==> flow/design.v <==
`timescale 1ns / 1ns
module alu_top(clk, a, b, s, result, zero);
input clk;
input [15:0] a, b;
input [3:0] s;
output reg [15:0] result;
output reg zero;
reg [15:0] a_q, b_q;
reg [3:0] s_q;
wire [15:0] alu_result;
wire alu_zero;
always @(posedge clk) begin
    a_q <= a;
    b_q <= b;
    s_q <= s;
    result <= alu_result;
    zero <= alu_zero;
end
alu u_alu(.a(a_q), .b(b_q), .s(s_q), .result(alu_result), .zero_detection(alu_zero));
endmodule

`timescale 1ns / 1ns
module three_to_one_mux(d0,d1,d2,s,y);
input [15:0] d0, d1, d2;
input [1:0] s;
output [15:0] y;
reg [15:0] y;
always@(d0 or d1 or d2 or s)
begin
case(s)
      2'b00  : y = d0;
      2'b01  : y = d1;
      2'b10  : y = d2;
      default : y = d0; 
endcase
end
endmodule
module rotate_right(n, value, result);
	input [15:0] n, value;
	output reg [15:0] result;
	reg [15:0] temp, temp2;
	always@(*)
	begin
		temp = 16'd0;
		temp2 = 16'd0;
		case(n[3:0])
			0:
				begin
				result = value;
				end
			1:
				begin
				temp = { {15 - 1 + 1{1'b0}}, value[1 - 1: 0] };
				temp2 = value >> 1;
				result = {temp[1 - 1: 0] , temp2[15 - 1: 0]};
				end
			2:
				begin
				temp = { {15 - 2 + 1{1'b0}}, value[2 - 1: 0] };
				temp2 = value >> 2;
				result = {temp[2 - 1: 0] , temp2[15 - 2: 0]};
				end
			3:
				begin
				temp = { {15 - 3 + 1{1'b0}}, value[3 - 1: 0] };
				temp2 = value >> 3;
				result = {temp[3 - 1: 0] , temp2[15 - 3: 0]};
				end
			4:
				begin
				temp = { {15 - 4 + 1{1'b0}}, value[4 - 1: 0] };
				temp2 = value >> 4;
				result = {temp[4 - 1: 0] , temp2[15 - 4: 0]};
				end
			5:
				begin
				temp = { {15 - 5 + 1{1'b0}}, value[5 - 1: 0] };
				temp2 = value >> 5;
				result = {temp[5 - 1: 0] , temp2[15 - 5: 0]};
				end
			6:
				begin
				temp = { {15 - 6 + 1{1'b0}}, value[6 - 1: 0] };
				temp2 = value >> 6;
				result = {temp[6 - 1: 0] , temp2[15 - 6: 0]};
				end
			7:
				begin
				temp = { {15 - 7 + 1{1'b0}}, value[7 - 1: 0] };
				temp2 = value >> 7;
				result = {temp[7 - 1: 0] , temp2[15 - 7: 0]};
				end
			8:
				begin
				temp = { {15 - 8 + 1{1'b0}}, value[8 - 1: 0] };
				temp2 = value >> 8;
				result = {temp[8 - 1: 0] , temp2[15 - 8: 0]};
				end
			9:
				begin
				temp = { {15 - 9 + 1{1'b0}}, value[9 - 1: 0] };
				temp2 = value >> 9;
				result = {temp[9 - 1: 0] , temp2[15 - 9: 0]};
				end
			10:
				begin
				temp = { {15 - 10 + 1{1'b0}}, value[10 - 1: 0] };
				temp2 = value >> 10;
				result = {temp[10 - 1: 0] , temp2[15 - 10: 0]};
				end
			11:
				begin
				temp = { {15 - 11 + 1{1'b0}}, value[11 - 1: 0] };
				temp2 = value >> 11;
				result = {temp[11 - 1: 0] , temp2[15 - 11: 0]};
				end
			12:
				begin
				temp = { {15 - 12 + 1{1'b0}}, value[12 - 1: 0] };
				temp2 = value >> 12;
				result = {temp[12 - 1: 0] , temp2[15 - 12: 0]};
				end
			13:
				begin
				temp = { {15 - 13 + 1{1'b0}}, value[13 - 1: 0] };
				temp2 = value >> 13;
				result = {temp[13 - 1: 0] , temp2[15 - 13: 0]};
				end
			14:
				begin
				temp = { {15 - 14 + 1{1'b0}}, value[14 - 1: 0] };
				temp2 = value >> 14;
				result = {temp[14 - 1: 0] , temp2[15 - 14: 0]};
				end
			15:
				begin
				temp = { {15 - 15 + 1{1'b0}}, value[15 - 1: 0] };
				temp2 = value >> 15;
				result = {temp[15 - 1: 0] , temp2[15 - 15: 0]};
				end
		endcase
	end
endmodule
module rotate_left(n, value, result);
	input [15:0] n, value;
	output reg [15:0] result;
	reg [15:0] temp, temp2;
	always@(*)
	begin
		temp = 16'd0;
		temp2 = 16'd0;
		case(n[3:0])
			0:
				begin
				result = value;
				end
			1:
				begin
				temp = { {15 - 1 + 1{1'b0}}, value[15:15 - 1 + 1] };
				temp2 = value << 1;
				result = {temp2[15:1] , temp[1 - 1:0]};
				end
			2:
				begin
				temp = { {15 - 2 + 1{1'b0}}, value[15:15 - 2 + 1] };
				temp2 = value << 2;
				result = {temp2[15:2] , temp[2 - 1:0]};
				end
			3:
				begin
				temp = { {15 - 3 + 1{1'b0}}, value[15:15 - 3 + 1] };
				temp2 = value << 3;
				result = {temp2[15:3] , temp[3 - 1:0]};
				end
			4:
				begin
				temp = { {15 - 4 + 1{1'b0}}, value[15:15 - 4 + 1] };
				temp2 = value << 4;
				result = {temp2[15:4] , temp[4 - 1:0]};
				end
			5:
				begin
				temp = { {15 - 5 + 1{1'b0}}, value[15:15 - 5 + 1] };
				temp2 = value << 5;
				result = {temp2[15:5] , temp[5 - 1:0]};
				end
			6:
				begin
				temp = { {15 - 6 + 1{1'b0}}, value[15:15 - 6 + 1] };
				temp2 = value << 6;
				result = {temp2[15:6] , temp[6 - 1:0]};
				end
			7:
				begin
				temp = { {15 - 7 + 1{1'b0}}, value[15:15 - 7 + 1] };
				temp2 = value << 7;
				result = {temp2[15:7] , temp[7 - 1:0]};
				end
			8:
				begin
				temp = { {15 - 8 + 1{1'b0}}, value[15:15 - 8 + 1] };
				temp2 = value << 8;
				result = {temp2[15:8] , temp[8 - 1:0]};
				end
			9:
				begin
				temp = { {15 - 9 + 1{1'b0}}, value[15:15 - 9 + 1] };
				temp2 = value << 9;
				result = {temp2[15:9] , temp[9 - 1:0]};
				end
			10:
				begin
				temp = { {15 - 10 + 1{1'b0}}, value[15:15 - 10 + 1] };
				temp2 = value << 10;
				result = {temp2[15:10] , temp[10 - 1:0]};
				end
			11:
				begin
				temp = { {15 - 11 + 1{1'b0}}, value[15:15 - 11 + 1] };
				temp2 = value << 11;
				result = {temp2[15:11] , temp[11 - 1:0]};
				end
			12:
				begin
				temp = { {15 - 12 + 1{1'b0}}, value[15:15 - 12 + 1] };
				temp2 = value << 12;
				result = {temp2[15:12] , temp[12 - 1:0]};
				end
			13:
				begin
				temp = { {15 - 13 + 1{1'b0}}, value[15:15 - 13 + 1] };
				temp2 = value << 13;
				result = {temp2[15:13] , temp[13 - 1:0]};
				end
			14:
				begin
				temp = { {15 - 14 + 1{1'b0}}, value[15:15 - 14 + 1] };
				temp2 = value << 14;
				result = {temp2[15:14] , temp[14 - 1:0]};
				end
			15:
				begin
				temp = { {15 - 15 + 1{1'b0}}, value[15:15 - 15 + 1] };
				temp2 = value << 15;
				result = {temp2[15:15] , temp[15 - 1:0]};
				end
		endcase
	end
endmodule
`timescale 1ns / 1ns
module alu(a,b,s,result,zero_detection);
input [15:0] a, b;
input [3:0] s;
output [15:0] result;
output reg zero_detection;
wire [15:0] rol_result, ror_result;
reg [15:0] other_result;
reg [1:0] mux_select;
wire [15:0] temp_result;
rotate_left rl1(.n(a), .value(b), .result(rol_result));
rotate_right rr1(.n(a), .value(b), .result(ror_result));
three_to_one_mux mux_1(.d0(rol_result),.d1(ror_result),.d2(other_result),.s(mux_select),.y(temp_result));
always@(*)
begin
 other_result = 16'd0;
 mux_select = 2'h2;
 case(s)
      4'b1111: begin other_result = a + b; mux_select = 3'h2;end   
      4'b1110: begin other_result = a - b; mux_select = 3'h2;end  
      4'b1101: begin other_result = a & b; mux_select = 3'h2;end 
      4'b1100: begin other_result = a | b; mux_select = 3'h2;end 
      4'b0001: begin other_result = a * b; mux_select = 3'h2;end
      4'b1100: begin other_result = a / b; mux_select = 3'h2;end
      4'b1010: begin other_result = a<<b; mux_select = 3'h2;end
      4'b1011: begin other_result = a>>b; mux_select = 3'h2;end
      4'b1000:    begin 
                  if (a < b) 
                        begin 
                              other_result = 16'd1; 
                              mux_select = 3'h2; 
                        end
                  else
                        begin
                              other_result = 0;
                              mux_select = 3'h2; 
                        end
                  end 
      4'b1001:    begin 
                  if(a > b) 
                        begin
                              other_result = 16'd1; 
                              mux_select = 3'h2;
                        end
                  else
                        begin
                              other_result = 0;
                              mux_select = 3'h2; 
                        end
                  end
      4'b1001: begin mux_select = 3'h0;end
      4'b1010: begin mux_select = 3'h1; end
      default: ;
endcase      
end 
always@(*)
begin
if(result == 0)
      zero_detection = 1;
else
      zero_detection = 0;
end 
assign result = temp_result;
endmodule
### Step by step through the tools: alu_top

Tool output for the design above, in the order of the flow.
Line numbers count from 1 in the design file above.
The mark -- stands for no value.

| design | value |
|---|---|
| top module | alu_top |
| clock | clk |
| library | sky130hd |
| corner | tt_025C_1v80 |

### Word-level counts

Counts by Yosys on the flattened word-level netlist (proc, flatten, opt, wreduce; memories kept). Register bits leave out memories and registers merged into their read ports (data or address); mux counts leave out enables and synchronous resets folded into registers. Print and check cells are left out. Cells with the same type and inputs are merged into one.

| operators by class | value |
|---|---|
| $add $sub $neg | 2 |
| multipliers | 1 |
| magnitude comparators | 2 |
| equal/unequal tests | 9 |
| shift operators | 2 |
| multiplexer cells | 4 |
| bitwise operators | 2 |
| reductions and logical operators | 1 |

Operators by type and width:

| kind | number |
|---|---|
| multiplier 16 x 16 -> 16 bit | 1 |
| case mux 16 bit (select 9 bit) | 1 |
| == test 4 bit with constant B | 8 |
| adder 16 bit | 1 |
| subtractor 16 bit | 1 |
| greater-than comparator 16 bit | 1 |
| < comparator 16 bit | 1 |
| AND 16 bit | 1 |
| OR 16 bit | 1 |
| left shift 16 x 16 -> 16 bit | 1 |
| right shift 16 x 16 -> 16 bit | 1 |
| logical NOT 16 bit | 1 |
| == test 4 x 1 -> 1 bit with constant B | 1 |
| two-way mux 1 bit | 3 |

| bit counts | value |
|---|---|
| bits in registers | 53 |
| bits of input ports | 37 |
| elaborated cells | 28 |

### Longest topological paths

Yosys ltp: most cells in a row. Word level: on the elaborated netlist, between registers, memories and ports. Mapped: between sequential cells and ports; inverters and the memories' decode and read muxes count.

| depth | value |
|---|---|
| word-level depth | 5 |
| ABC_AREA | 0 |
| mapped depth | 26 |
| gate-level depth less buffers | 23 |

### Mapped cells and area

Yosys stat after the flow's synthesis: flattened, memories mapped to cells. It holds for the ABC_AREA given above (unset counts as 0); a run with the other value may have another netlist.

| synthesis totals | value |
|---|---|
| mapped cells | 1,092 |
| mapped area | 8,812.2 µm² |
| sequential area | 1,061.0 µm² |
| flip-flop cells | 53 |
| buffers | 63 |

Cell types:

| cell | number | total area (µm²) |
|---|---|---|
| sky130_fd_sc_hd__fa_1 | 81 | 1.62E+03 |
| sky130_fd_sc_hd__ha_1 | 99 | 1.24E+03 |
| sky130_fd_sc_hd__dfxtp_1 | 53 | 1.06E+03 |
| sky130_fd_sc_hd__inv_1 | 155 | 581.808 |
| sky130_fd_sc_hd__nor2_1 | 119 | 446.678 |
| sky130_fd_sc_hd__nand2_1 | 111 | 416.65 |
| sky130_fd_sc_hd__xnor2_1 | 34 | 297.786 |
| sky130_fd_sc_hd__a21oi_1 | 59 | 295.283 |
| sky130_fd_sc_hd__mux4_2 | 13 | 292.781 |
| sky130_fd_sc_hd__o21ai_0 | 37 | 185.178 |
| sky130_fd_sc_hd__clkbuf_1 | 47 | 176.419 |
| sky130_fd_sc_hd__mux2i_1 | 16 | 160.154 |
| sky130_fd_sc_hd__xor2_1 | 15 | 131.376 |
| sky130_fd_sc_hd__nor3_1 | 19 | 95.091 |
| sky130_fd_sc_hd__or4_1 | 12 | 90.086 |
| sky130_fd_sc_hd__o221ai_1 | 9 | 78.826 |
| sky130_fd_sc_hd__nand3_1 | 15 | 75.072 |
| sky130_fd_sc_hd__a221oi_1 | 8 | 70.067 |

Not listed: further types 59, cells in them 190.
By module: a second synthesis without flattening, with its own total; a netlist apart from the flattened one above.

| second synthesis, totals | value |
|---|---|
| cell total of the unflattened synthesis | 1,892 |
| area (unflattened synthesis) | 13,619.3 µm² |

Rows give one instance, submodules left out.

By module:

| module | times used | cells | area (µm²) |
|---|---|---|---|
| alu | 1 | 1,003 | 7,354.6 |
| rotate_left | 1 | 393 | 2,481.1 |
| rotate_right | 1 | 384 | 2,303.5 |
| alu_top | 1 | 53 | 1,061.0 |
| three_to_one_mux | 1 | 59 | 419.2 |

### Worst setup path after synthesis

Source: OpenSTA report_checks on the synthesized netlist (no wires, ideal clock, input and output delay 20% of the period each), path of least setup slack; recovery checks are left aside. Register names are those of the netlist, which keeps one name where synthesis merged equal registers.

| timing path after synthesis | value |
|---|---|
| kind | register -> register |
| start | reg b_q[1] |
| end | reg zero |
| period | 8.0 ns |
| library setup time | 0.065 ns |
| time at the first pin | 0.000 ns |
| data arrival time | 6.841 ns |
| data required time | 7.935 ns |
| setup slack | 1.095 ns |
| path delay | 6.906 ns |
| stages on the path | 26 |
| period reached after synthesis | 6.905 ns |

"path delay" is the arrival time less input delay plus setup time.
"stages on the path" counts driving pins, that of a launching flip-flop among them; a cell with two outputs on the path counts twice.
"period reached after synthesis" = period - worst setup slack (recovery checks aside). The figure is calculated, with input and output delays left at 20% of the set period.
Between the ends stands the longest chain of elaborated cells between them, by number of cells; it is not shown to be the way that was timed. Of several equally long chains one is given.
Each line given opens the expression or statement behind the cell; cells for indexed reads and writes are added by Yosys, which also makes memories of some case tables.

| between the ends, after synthesis | value |
|---|---|
| path through | sky130_fd_sc_hd__dfxtp_1 -> sky130_fd_sc_hd__buf_2 -> sky130_fd_sc_hd__buf_1 -> sky130_fd_sc_hd__buf_1 -> sky130_fd_sc_hd__clkbuf_1 -> sky130_fd_sc_hd__nand2_1 -> sky130_fd_sc_hd__fa_1 -> sky130_fd_sc_hd__fa_1 -> sky130_fd_sc_hd__inv_1 -> sky130_fd_sc_hd__ha_1 -> sky130_fd_sc_hd__fa_1 -> sky130_fd_sc_hd__ha_1 -> sky130_fd_sc_hd__inv_1 -> sky130_fd_sc_hd__fa_1 -> sky130_fd_sc_hd__inv_1 -> sky130_fd_sc_hd__ha_1 -> sky130_fd_sc_hd__and2_1 -> sky130_fd_sc_hd__o21ai_0 -> sky130_fd_sc_hd__nand2_1 -> sky130_fd_sc_hd__o41ai_1 -> sky130_fd_sc_hd__xor2_1 -> sky130_fd_sc_hd__o211ai_1 -> sky130_fd_sc_hd__or4_1 -> sky130_fd_sc_hd__or4_1 -> sky130_fd_sc_hd__or4_1 -> sky130_fd_sc_hd__nor2_1 |
| length of the longest elaborated chain | 5 |

RTL lines, path after synthesis:

| element | line | text |
|---|---|---|
| start, declared | 8 | `reg [15:0] a_q, b_q;` |
| start, assigned | 14 | `b_q <= b;` |
| greater-than comparator 16 bit | 289 | `if(a > b)` |
| two-way mux 1 bit | 289 |  |
| case mux 16 bit (select 9 bit) | 267 | `case(s)` |
| logical NOT 16 bit | 307 | `if(result == 0)` |
| two-way mux 1 bit | 307 |  |
| end, assigned | 17 | `zero <= alu_zero;` |
| end, declared | 7 | `output reg zero;` |

### Timing after layout

From the final timing report of run 1: the path of least setup slack in the routed layout; clock arrival at registers is part of the times.

| timing path post-layout | value |
|---|---|
| kind | register -> register |
| start | reg a_q[1] |
| end | reg zero |
| period | 8.0 ns |
| library setup time | 0.06 ns |
| time at the first pin | 0.30 ns |
| data arrival time | 7.40 ns |
| data required time | 8.24 ns |
| setup slack | 0.84 ns |
| stages on the path | 21 |

Between the ends stands the longest chain of elaborated cells between them, by number of cells; it is not shown to be the way that was timed. Of several equally long chains one is given.

| between the ends, post-layout | value |
|---|---|
| path through | sky130_fd_sc_hd__dfxtp_1 -> sky130_fd_sc_hd__clkinv_1 -> sky130_fd_sc_hd__nor2_1 -> sky130_fd_sc_hd__fa_1 -> sky130_fd_sc_hd__fa_1 -> sky130_fd_sc_hd__ha_1 -> sky130_fd_sc_hd__fa_1 -> sky130_fd_sc_hd__inv_1 -> sky130_fd_sc_hd__fa_1 -> sky130_fd_sc_hd__fa_1 -> sky130_fd_sc_hd__inv_1 -> sky130_fd_sc_hd__ha_1 -> sky130_fd_sc_hd__o2111ai_1 -> sky130_fd_sc_hd__nand2_1 -> sky130_fd_sc_hd__o41ai_1 -> sky130_fd_sc_hd__xor2_1 -> sky130_fd_sc_hd__o211ai_1 -> sky130_fd_sc_hd__or4_1 -> sky130_fd_sc_hd__or4_1 -> sky130_fd_sc_hd__or4_1 -> sky130_fd_sc_hd__nor2_1 |
| length of the longest elaborated chain | 5 |

RTL lines, path post-layout:

| element | line | text |
|---|---|---|
| start, declared | 8 | `reg [15:0] a_q, b_q;` |
| start, assigned | 13 | `a_q <= a;` |
| greater-than comparator 16 bit | 289 | `if(a > b)` |
| two-way mux 1 bit | 289 |  |
| case mux 16 bit (select 9 bit) | 267 | `case(s)` |
| logical NOT 16 bit | 307 | `if(result == 0)` |
| two-way mux 1 bit | 307 |  |
| end, assigned | 17 | `zero <= alu_zero;` |
| end, declared | 7 | `output reg zero;` |

Record of 3 stored runs of the RTL-to-layout flow on alu_top, platform sky130hd. The runs are unordered. Constraints: input delay and output delay 20% of the set period each, output load 0.01 pF.
"reached clock period" is the run's clock period less its worst setup slack. It is reckoned from that one timing run; input and output delays stay at 20% of the period that was set.
"critical path time": the worst setup path's part of the clock period (all of it between registers, 20% less for each end at a port) less its slack. A launch clock that arrives late makes it longer, a capture clock that arrives late makes it shorter.
"overall power" is the tool's figure for a default switching activity; nothing was simulated.
Settings: - = not set for that run.

| run name | CTS_CLUSTER_SIZE | PLACE_DENSITY | period_ns | CAP_MARGIN | CORE_MARGIN | CORE_UTILIZATION | SLEW_MARGIN | ABC_AREA | CELL_PAD_IN_SITES_DETAIL_PLACEMENT | CELL_PAD_IN_SITES_GLOBAL_PLACEMENT | CORE_ASPECT_RATIO | GPL_TIMING_DRIVEN | HOLD_SLACK_MARGIN | MAX_ROUTING_LAYER | MIN_ROUTING_LAYER | PLACE_DENSITY_LB_ADDON | SETUP_SLACK_MARGIN | TNS_END_PERCENT | reached clock period (ns) | worst-case hold slack (ns) | setup slack of the worst path (ns) | overall power (µW) | total negative slack on setup checks (ns) | critical path time (ns) | kind of the worst setup path | mapped cell area after synthesis (µm²) | die footprint (µm²) | standard-cell area of the final layout (µm²) | final utilization (%) |
|---|---|---|---|---|---|---|---|---|---|---|---|---|---|---|---|---|---|---|---|---|---|---|---|---|---|---|---|---|---|
| run 1 | 84 | 0.85 | 8.0 | 20 | 2 | 40 | 20 | - | - | - | - | - | - | - | - | - | - | - | 7.159 | 0.865 | 0.841 | 2,409 | 0.000 | 7.16 | register -> register | 8,812.2 | 23,233.4 | 9,695.5 | 44.6 |
| run 2 | 52 | - | 8.0 | 20 | 5 | 27 | 20 | 1 | 2 | 3 | 1.26 | 1 | -0.0 | met4 | met2 | 0.06 | 1.16 | 40 | 6.436 | 0.810 | 1.564 | 2,440 | 0.000 | 6.44 | register -> register | 9,755.6 | 40,059.2 | 10,862.9 | 30.2 |
| run 3 | 52 | - | 8.0 | 20 | 2 | 40 | 20 | - | - | - | 1.92 | 0 | -0.0 | met4 | met2 | 0.06 | - | - | 7.887 | 0.822 | 0.113 | 2,741 | 0.000 | 7.89 | register -> register | 8,812.2 | 23,296.9 | 9,934.5 | 45.6 |
